==> flow/design.v <==
module alu (
  input [32-1:0] a, b, 
  input [2:0] s, 
  input ext,addcom,
  output [32-1:0] y );
  wire [4:0] shamt;
  wire signed [31:0] sa, sb, sy, slt;
  wire [31:0] sltu;
  wire [31:0] yy;
  assign sa = $signed(a);
  assign sb = $signed(b);
  assign shamt = b[4:0];
  assign sy = sa >>> shamt;
  assign sltu = a <b ? 1:0;
  assign slt = sa <sb ? 1:0;
  assign y = addcom ?  a+b: yy;
  assign yy = s==3'b000 & ext ? a-b:
  			 s==3'b000 & ~ext ? a+b:
             s==3'b100 ? a ^ b:
             s==3'b110 ? a | b:
             s==3'b111 ? a & b:
             s==3'b010 ? slt:
             s==3'b011 ? sltu:
             s==3'b001 ? a << shamt:
             s==3'b101 & ~ext ? a >> shamt:
             s==3'b101 & ext ? sy: 0;
endmodule
module rfile (
 input clk,
 input [5-1:0] a1, a2, a3,
 output [32-1:0] rd1, rd2,
 input [32-1:0] wd3,
 input we3);
	reg [32-1:0] rf[0:32-1];
	assign rd1 = |a1 == 0 ? 0: rf[a1];
	assign rd2 = |a2 == 0 ? 0: rf[a2];
	always @(negedge clk) 
		if(we3) rf[a3] <= wd3;
endmodule
module rv32i (
    input clk,
    rst_n,
    input [32-1:0] instr,
    input [32-1:0] readdata,
    output reg [32-1:0] pc,
    output [32-1:0] adrdata,
    output [32-1:0] writedata,
    output we,
    output ecall
);
  reg [32-1:0] pcplus4D;
  wire [32-1:0] pcplus4;
  reg [32-1:0] pcBranchMissed;
  reg [32-1:0] instrD;
  wire stall;
  wire btakenD;
  wire bra_op;
  assign pcplus4 = pc + 4;
  wire pre_bra_op;
  wire [32-1:0] pcbranch;
  wire branchMiss;
  reg [1:0] bra_history[0:31];
  wire [4:0] bra_history_address;
  reg [4:0] bra_history_addressD;
  wire [12:0] imm_bF;
  wire [2:0] funct3F;
  wire [6:0] funct7F;
  wire [7-1:0] opcodeF;
  wire [5-1:0] rs1F, rs2F, rdF;
  wire [19:0] sextF;
  assign {funct7F, rs2F, rs1F, funct3F, rdF, opcodeF} = instr;
  assign sextF = {20{instr[31]}};
  assign imm_bF = {funct7F[6], rdF[0], funct7F[5:0], rdF[4:1], 1'b0};
  assign pre_bra_op = (opcodeF == 7'b1100011);
  assign pcbranch = pcplus4 + {sextF[18:0], imm_bF};
  assign bra_history_address = pc[6:2];
  wire bra_history_now;
  assign bra_history_now = bra_history[bra_history_address][1];
  always @(posedge clk or negedge rst_n) begin
    if (!rst_n) instrD <= 0;
    else if (!stall & branchMiss & bra_op) instrD <= 32'b0000000000000000000000000_0110011;
    else if (!stall) instrD <= instr;
  end
  integer i;
  always @(posedge clk or negedge rst_n) begin
    if (!rst_n) begin
      pc <= 0;
      pcBranchMissed <= 0;
      bra_history_addressD <= 0;
    end else if (!stall & branchMiss & bra_op) pc <= pcBranchMissed;
    else if (!stall & pre_bra_op & bra_history_now) begin
      pc <= pcbranch;
      pcBranchMissed <= pcplus4;
      bra_history_addressD <= bra_history_address;
    end else if (!stall & pre_bra_op & !bra_history_now) begin
      pc <= pcplus4;
      pcBranchMissed <= pcbranch;
      bra_history_addressD <= bra_history_address;
    end else if (!stall & branchMiss & bra_op) pc <= pcBranchMissed;
    else if (!stall) pc <= pcplus4;
  end
  always @(posedge clk or negedge rst_n) begin
    if (!rst_n) begin
      for (i = 0; i < 32; i = i + 1) begin
        bra_history[i] <= 2'b10;
      end
    end else if (!stall & bra_op & btakenD & bra_history[bra_history_addressD] != 2'b11)
      bra_history[bra_history_addressD] <= bra_history[bra_history_addressD] + 1;
    else if (!stall & bra_op & !btakenD & bra_history[bra_history_addressD] != 2'b00)
      bra_history[bra_history_addressD] <= bra_history[bra_history_addressD] - 1;
  end
  wire addcom;
  wire [2:0] funct3;
  wire [6:0] funct7;
  wire [5-1:0] rs1, rs2, rd;
  wire [32-1:0] reg1, reg2, reg1f, reg2f;
  wire [7-1:0] opcode;
  wire [ 5-1:0] shamt;
  wire [7-1:0] func;
  wire [11:0] imm_i, imm_s;
  wire [12:0] imm_b;
  wire [20:0] imm_j, imm_u;
  wire rwe;
  wire alu_op, imm_op;
  wire sw_op, beq_op, bne_op, blt_op, bge_op, bltu_op, bgeu_op, lw_op;
  wire slt_op, ecall_op;
  wire lui_op;
  wire ext;
  wire signed [31:0] sreg1, sreg2;
  wire [19:0] sext;
  wire [32-1:0] imm;
  reg [32-1:0] immE, reg1E, reg2E;
  wire [32-1:0] resultdata;
  reg [5-1:0] rdE, rdW;
  reg [2:0] funct3E;
  reg extE, sw_opE, lw_opE, lw_opM, lui_opE, ecall_opE, rweE, rweM, addcomE;
  reg [5-1:0] rdM;
  reg rweW, alu_opE;
  reg [5-1:0] rs1E, rs2E;
  wire lwstall, branchstall;
  reg [32-1:0] resultM;
  assign sreg1 = $signed(reg1f);
  assign sreg2 = $signed(reg2f);
  assign {funct7, rs2, rs1, funct3, rd, opcode} = instrD;
  assign sext = {20{instrD[31]}};
  assign imm_i = {funct7, rs2};
  assign imm_s = {funct7, rd};
  assign imm_b = {funct7[6], rd[0], funct7[5:0], rd[4:1], 1'b0};
  assign imm_j = {instrD[31], instrD[19:12], instrD[20], instrD[30:21], 1'b0};
  assign imm_u = instrD[31:12];
  assign sw_op = (opcode == 7'b0100011) & (funct3 == 3'b010);
  assign lw_op = (opcode == 7'b0000011) & (funct3 == 3'b010);
  assign alu_op = (opcode == 7'b0110011);
  assign imm_op = (opcode == 7'b0010011);
  assign bra_op = (opcode == 7'b1100011);
  assign lui_op = (opcode == 7'b0110111);
  assign beq_op = bra_op & (funct3 == 3'b000);
  assign bne_op = bra_op & (funct3 == 3'b001);
  assign blt_op = bra_op & (funct3 == 3'b100);
  assign bge_op = bra_op & (funct3 == 3'b101);
  assign bltu_op = bra_op & (funct3 == 3'b110);
  assign bgeu_op = bra_op & (funct3 == 3'b111);
  assign ecall_op = (opcode == 7'b1110011) & (funct3 == 3'b000);
  assign ext = alu_op & funct7[5];
  assign imm = imm_op | lw_op ? {sext, imm_i}:
				sw_op ? {sext, imm_s}:
	      lui_op ? {imm_u,12'b0}: {sext[10:0], imm_j};
  assign rwe = lw_op | alu_op | imm_op | lui_op;
  assign addcom = (lw_op | sw_op);
  rfile rfile_1 (
      .clk(clk),
      .rd1(reg1),
      .a1 (rs1),
      .rd2(reg2),
      .a2 (rs2),
      .wd3(resultdata),
      .a3 (rdW),
      .we3(rweW)
  );
  assign lwstall = ((rs1 == rdE) | ((rs2 == rdE) & !imm_op)) & lw_opE;
  assign branchstall =  (bra_op & rweE & (rs1 == rdE | rs2 == rdE)) |
      (bra_op & lw_opM & (rs1 == rdM | rs2 == rdM));
  assign stall = lwstall | branchstall;
  assign branchMiss = btakenD != bra_history[bra_history_addressD][1];
  assign reg1f = (rs1 != 0) & (rs1 == rdM) & rweM ? resultM : reg1;
  assign reg2f = (rs2 != 0) & (rs2 == rdM) & rweM ? resultM : reg2;
  assign btakenD = beq_op & (reg1f == reg2f) | bne_op & (reg1f != reg2f) |
		blt_op & (sreg1<sreg2)  | bge_op & (sreg1>=sreg2)  |
		bltu_op & (reg1f<reg2f)  | bgeu_op & (reg1f>=reg2f);
  always @(posedge clk or negedge rst_n) begin
    if (!rst_n) begin
      reg1E <= 0;
      reg2E <= 0;
      rdE <= 0;
      rs1E <= 0;
      rs2E <= 0;
      funct3E <= 0;
      sw_opE <= 0;
      lw_opE <= 0;
      ecall_opE <= 0;
      lui_opE <= 0;
      alu_opE <= 0;
      rweE <= 0;
      addcomE <= 0;
      extE <= 0;
      immE <= 0;
    end else if (stall) begin
      sw_opE <= 0;
      rweE   <= 0;
      lw_opE <= 0;
    end else begin
      reg1E <= reg1f;
      reg2E <= reg2f;
      rdE <= rd;
      rs1E <= rs1;
      rs2E <= rs2;
      funct3E <= funct3;
      sw_opE <= sw_op;
      lw_opE <= lw_op;
      ecall_opE <= ecall_op;
      lui_opE <= lui_op;
      alu_opE <= alu_op;
      rweE <= rwe;
      addcomE <= addcom;
      extE <= ext;
      immE <= imm;
    end
  end
  wire [32-1:0] srca, srcb, alub, result, aluresult;
  reg [32-1:0] alubM;
  reg sw_opM, ecall_opM;
  wire [32-1:0] fdata;
  reg  [32-1:0] fdataW;
  assign result = lui_opE ? immE : aluresult;
  assign srca = rweM & rs1E!=0 & rdM == rs1E ? resultM:
				rweW & rs1E!=0 & rdW == rs1E ? fdataW: reg1E;
  assign srcb = alu_opE ? alub : immE;
  assign alub = rweM & rs2E!=0 & rdM == rs2E ? resultM:
				rweW & rs2E!=0 & rdW == rs2E ? fdataW: reg2E;
  alu alu_1 (
      .a(srca),
      .b(srcb),
      .s(funct3E),
      .ext(extE),
      .addcom(addcomE),
      .y(aluresult)
  );
  always @(posedge clk or negedge rst_n) begin
    if (!rst_n) begin
      resultM <= 0;
      alubM <= 0;
      rdM <= 0;
      rweM <= 0;
      sw_opM <= 0;
      lw_opM <= 0;
      ecall_opM <= 0;
    end else begin
      resultM <= result;
      alubM <= alub;
      rdM <= rdE;
      rweM <= rweE;
      sw_opM <= sw_opE;
      lw_opM <= lw_opE;
      ecall_opM <= ecall_opE;
    end
  end
  reg lw_opW, ecall_opW;
  reg [32-1:0] resultW;
  reg [32-1:0] readdataW;
  assign we = sw_opM;
  assign adrdata = resultM;
  assign writedata = alubM;
  assign fdata = lw_opM ? readdata : resultM;
  always @(posedge clk or negedge rst_n) begin
    if (!rst_n) begin
      lw_opW <= 0;
      ecall_opW <= 0;
      rdW <= 0;
      rweW <= 0;
      fdataW <= 0;
      resultW <= 0;
      readdataW <= 0;
    end else begin
      lw_opW <= lw_opM;
      ecall_opW <= ecall_opM;
      rdW <= rdM;
      rweW <= rweM;
      readdataW <= readdata;
      fdataW <= fdata;
      resultW <= resultM;
    end
  end
  assign ecall = ecall_opW;
  assign resultdata = lw_opW ? readdataW : resultW;
endmodule
Subject: tool reports on rv32i

Hi,

From RTL to reports: rv32i

Module rv32i before and after one edit of its RTL, step after step.
"unedited" refers to lines of the RTL above, "edited" to lines of the edited file.
"difference" is "edited" less "unedited", of the values as shown.
The mark n/a stands for no value.

Top module: rv32i
Clock port: clk
Standard-cell library: sky130hd
Corner: tt_025C_1v80

Diff

Unified diff, file above to edited file.
The edited RTL no longer does the same as the RTL above: the edit was made by script, with no optimisation intended.

```diff
@@ -15,5 +15,5 @@
   assign slt = sa <sb ? 1:0;
   assign y = addcom ?  a+b: yy;
-  assign yy = s==3'b000 & ext ? a-b:
+  assign yy = s==3'b000 & ext ? a+b:
   			 s==3'b000 & ~ext ? a+b:
              s==3'b100 ? a ^ b:
```

Word-level counts

Yosys after proc, flatten, opt, wreduce and memory -nomap, before mapping. Print and check cells are not counted.
Memory sizes are those after Yosys's memory passes, which may raise the word count (mostly to a power of two), join words into wider ones and drop unused or constant bits.

Bit counts:

| element                    | unedited | edited | difference |
| bits in registers          | 464      | 464    | 0 |
| memory bits (writable)     | 1024     | 1024   | 0 |
| memories                   | 1        | 1      | 0 |
| input port bits            | 66       | 66     | 0 |
| output and inout port bits | 98       | 98     | 0 |
| cells after elaboration    | 476      | 475    | -1 |

Cells by class:

| element               | unedited | edited | difference |
| add/sub/neg operators | 6        | 5      | -1 |
| $lt $le $gt $ge       | 6        | 6      | 0 |
| equal/unequal tests   | 97       | 97     | 0 |
| shift-type cells      | 3        | 3      | 0 |
| muxes and demuxes     | 178      | 178    | 0 |
| bitwise logic cells   | 68       | 68     | 0 |
| reduce/logical cells  | 52       | 52     | 0 |

Memories:

| element                                      | unedited                    | edited |
| shape (words x width / read and write ports) | rfile_1.rf 32 x 32 bit 2R1W | rfile_1.rf 32 x 32 bit 2R1W |

Operator list:

| operator          | unedited | edited | difference |
| subtractor 32 bit | 1        | 0      | -1 |

Operator kinds equal on both sides are left out: 47.

Depth

Depth = most cells in a row (Yosys ltp): at word level without a register or memory, in the mapped netlist without a sequential cell, where the memories' decode and read muxes count.

Logic depth:

| element                      | unedited | edited | difference |
| word-level depth             | 22       | 22     | 0 |
| ABC_AREA                     | 0        | 0      | n/a |
| depth in mapped cells        | 23       | 24     | +1 |
| depth with buffers taken out | 20       | 20     | 0 |

Synthesis result

Source: synth_stat.txt of the flow (Yosys; design flattened, memories mapped). It holds for the ABC_AREA given above (unset counts as 0); a run with the other value may have another netlist.

Cells by type:

| type                      | unedited | edited | difference |
| sky130_fd_sc_hd__o31ai_1  | 82       | 19     | -63 |
| sky130_fd_sc_hd__a21oi_1  | 281      | 227    | -54 |
| sky130_fd_sc_hd__clkbuf_1 | 356      | 303    | -53 |
| sky130_fd_sc_hd__nand4_1  | 80       | 33     | -47 |
| sky130_fd_sc_hd__nor2_1   | 315      | 269    | -46 |
| sky130_fd_sc_hd__nor3_1   | 138      | 95     | -43 |
| sky130_fd_sc_hd__mux2i_1  | 192      | 230    | +38 |
| sky130_fd_sc_hd__nand3_1  | 117      | 151    | +34 |
| sky130_fd_sc_hd__a31oi_1  | 94       | 62     | -32 |
| sky130_fd_sc_hd__nand2_1  | 582      | 553    | -29 |
| sky130_fd_sc_hd__o21ai_0  | 315      | 344    | +29 |
| sky130_fd_sc_hd__o32ai_1  | 29       | 1      | -28 |
| sky130_fd_sc_hd__inv_1    | 147      | 120    | -27 |
| sky130_fd_sc_hd__or2_2    | 25       | 1      | -24 |
| sky130_fd_sc_hd__xnor2_1  | 90       | 70     | -20 |
| sky130_fd_sc_hd__o211ai_1 | 65       | 80     | +15 |
| sky130_fd_sc_hd__a311oi_1 | 16       | 2      | -14 |
| sky130_fd_sc_hd__buf_2    | 30       | 43     | +13 |

Cell types equal on both sides are left out: 12.
Not every row of either side is listed.

Synthesis totals:

| element                            | unedited | edited  | difference |
| mapped cells                       | 6193     | 5799    | -394 |
| chip area (Yosys) (um^2)           | 81475.6  | 79497.5 | -1978.1 |
| sequential part of the area (um^2) | 42400.7  | 42400.7 | 0.0 |
| flip-flops                         | 1488     | 1488    | 0 |
| buffers                            | 475      | 447     | -28 |

The figures by module come from a second, unflattened synthesis with its own total; it is not the netlist above.

Unflattened totals:

| element                             | unedited | edited  | difference |
| cells (unflattened synthesis)       | 6406     | 6051    | -355 |
| area (unflattened synthesis) (um^2) | 82191.3  | 80553.5 | -1637.8 |

Rows give one instance, submodules left out.

By module, unedited:

| module | times used | cells | area (um^2) | seq. area (um^2) |
| rfile  | 1          | 2542  | 47658.2     | 30749.5 |
| rv32i  | 1          | 2532  | 24976.5     | 11651.2 |
| alu    | 1          | 1332  | 9556.7      | 0.0 |

By module, edited:

| module | times used | cells | area (um^2) | seq. area (um^2) |
| rfile  | 1          | 2291  | 47092.7     | 30749.5 |
| rv32i  | 1          | 2532  | 24976.5     | 11651.2 |
| alu    | 1          | 1228  | 8484.4      | 0.0 |

Layout results

Both versions went through the flow (Yosys, OpenROAD) with the same settings in each pair. Constraints: input delay and output delay 20% of the set period each, output load 0.01 pF.

Settings, set A:
CAP_MARGIN: 40
SLEW_MARGIN: 40
period_ns: 11.4
CORE_MARGIN: 2
CORE_UTILIZATION: 40

Results, set A:

| element                                   | unedited | edited   | difference |
| cell area after synthesis (um^2)          | 81475.6  | 79497.5  | -1978.1 |
| die size (um^2)                           | 207316.0 | 202325.0 | -4991.0 |
| standard-cell area after layout (um^2)    | 98010.2  | 95208.8  | -2801.4 |
| utilization (%)                           | 48.4     | 48.2     | -0.2 |
| lowest setup slack (ns)                   | 0.206    | 0.016    | -0.190 |
| final setup TNS (ns)                      | 0.000    | 0.000    | 0.000 |
| worst hold slack in the final report (ns) | 0.353    | 0.346    | -0.007 |
| total power after layout (mW)             | 17.253   | 16.842   | -0.411 |

Settings, set B:
CAP_MARGIN: 25
CELL_PAD_IN_SITES_DETAIL_PLACEMENT: 1
CORE_MARGIN: 8
CORE_UTILIZATION: 29
GPL_ROUTABILITY_DRIVEN: 0
MIN_ROUTING_LAYER: met1
PLACE_DENSITY_LB_ADDON: 0.19
SLEW_MARGIN: 40
TNS_END_PERCENT: 10
period_ns: 7.62

Results, set B:

| element                                   | unedited | edited   | difference |
| cell area after synthesis (um^2)          | 81475.6  | 79497.5  | -1978.1 |
| die size (um^2)                           | 298165.0 | 291141.0 | -7024.0 |
| standard-cell area after layout (um^2)    | 101376.0 | 97856.4  | -3519.6 |
| utilization (%)                           | 36.3     | 35.8     | -0.5 |
| lowest setup slack (ns)                   | -1.567   | -1.881   | -0.314 |
| final setup TNS (ns)                      | -230.658 | -293.212 | -62.554 |
| worst hold slack in the final report (ns) | 0.345    | 0.353    | +0.008 |
| total power after layout (mW)             | 26.831   | 25.638   | -1.193 |

By "total power after layout" is meant OpenSTA's value without simulated activity: inputs other than the clock are taken to toggle once in ten clock periods, and the tool carries that through the logic.

Regards
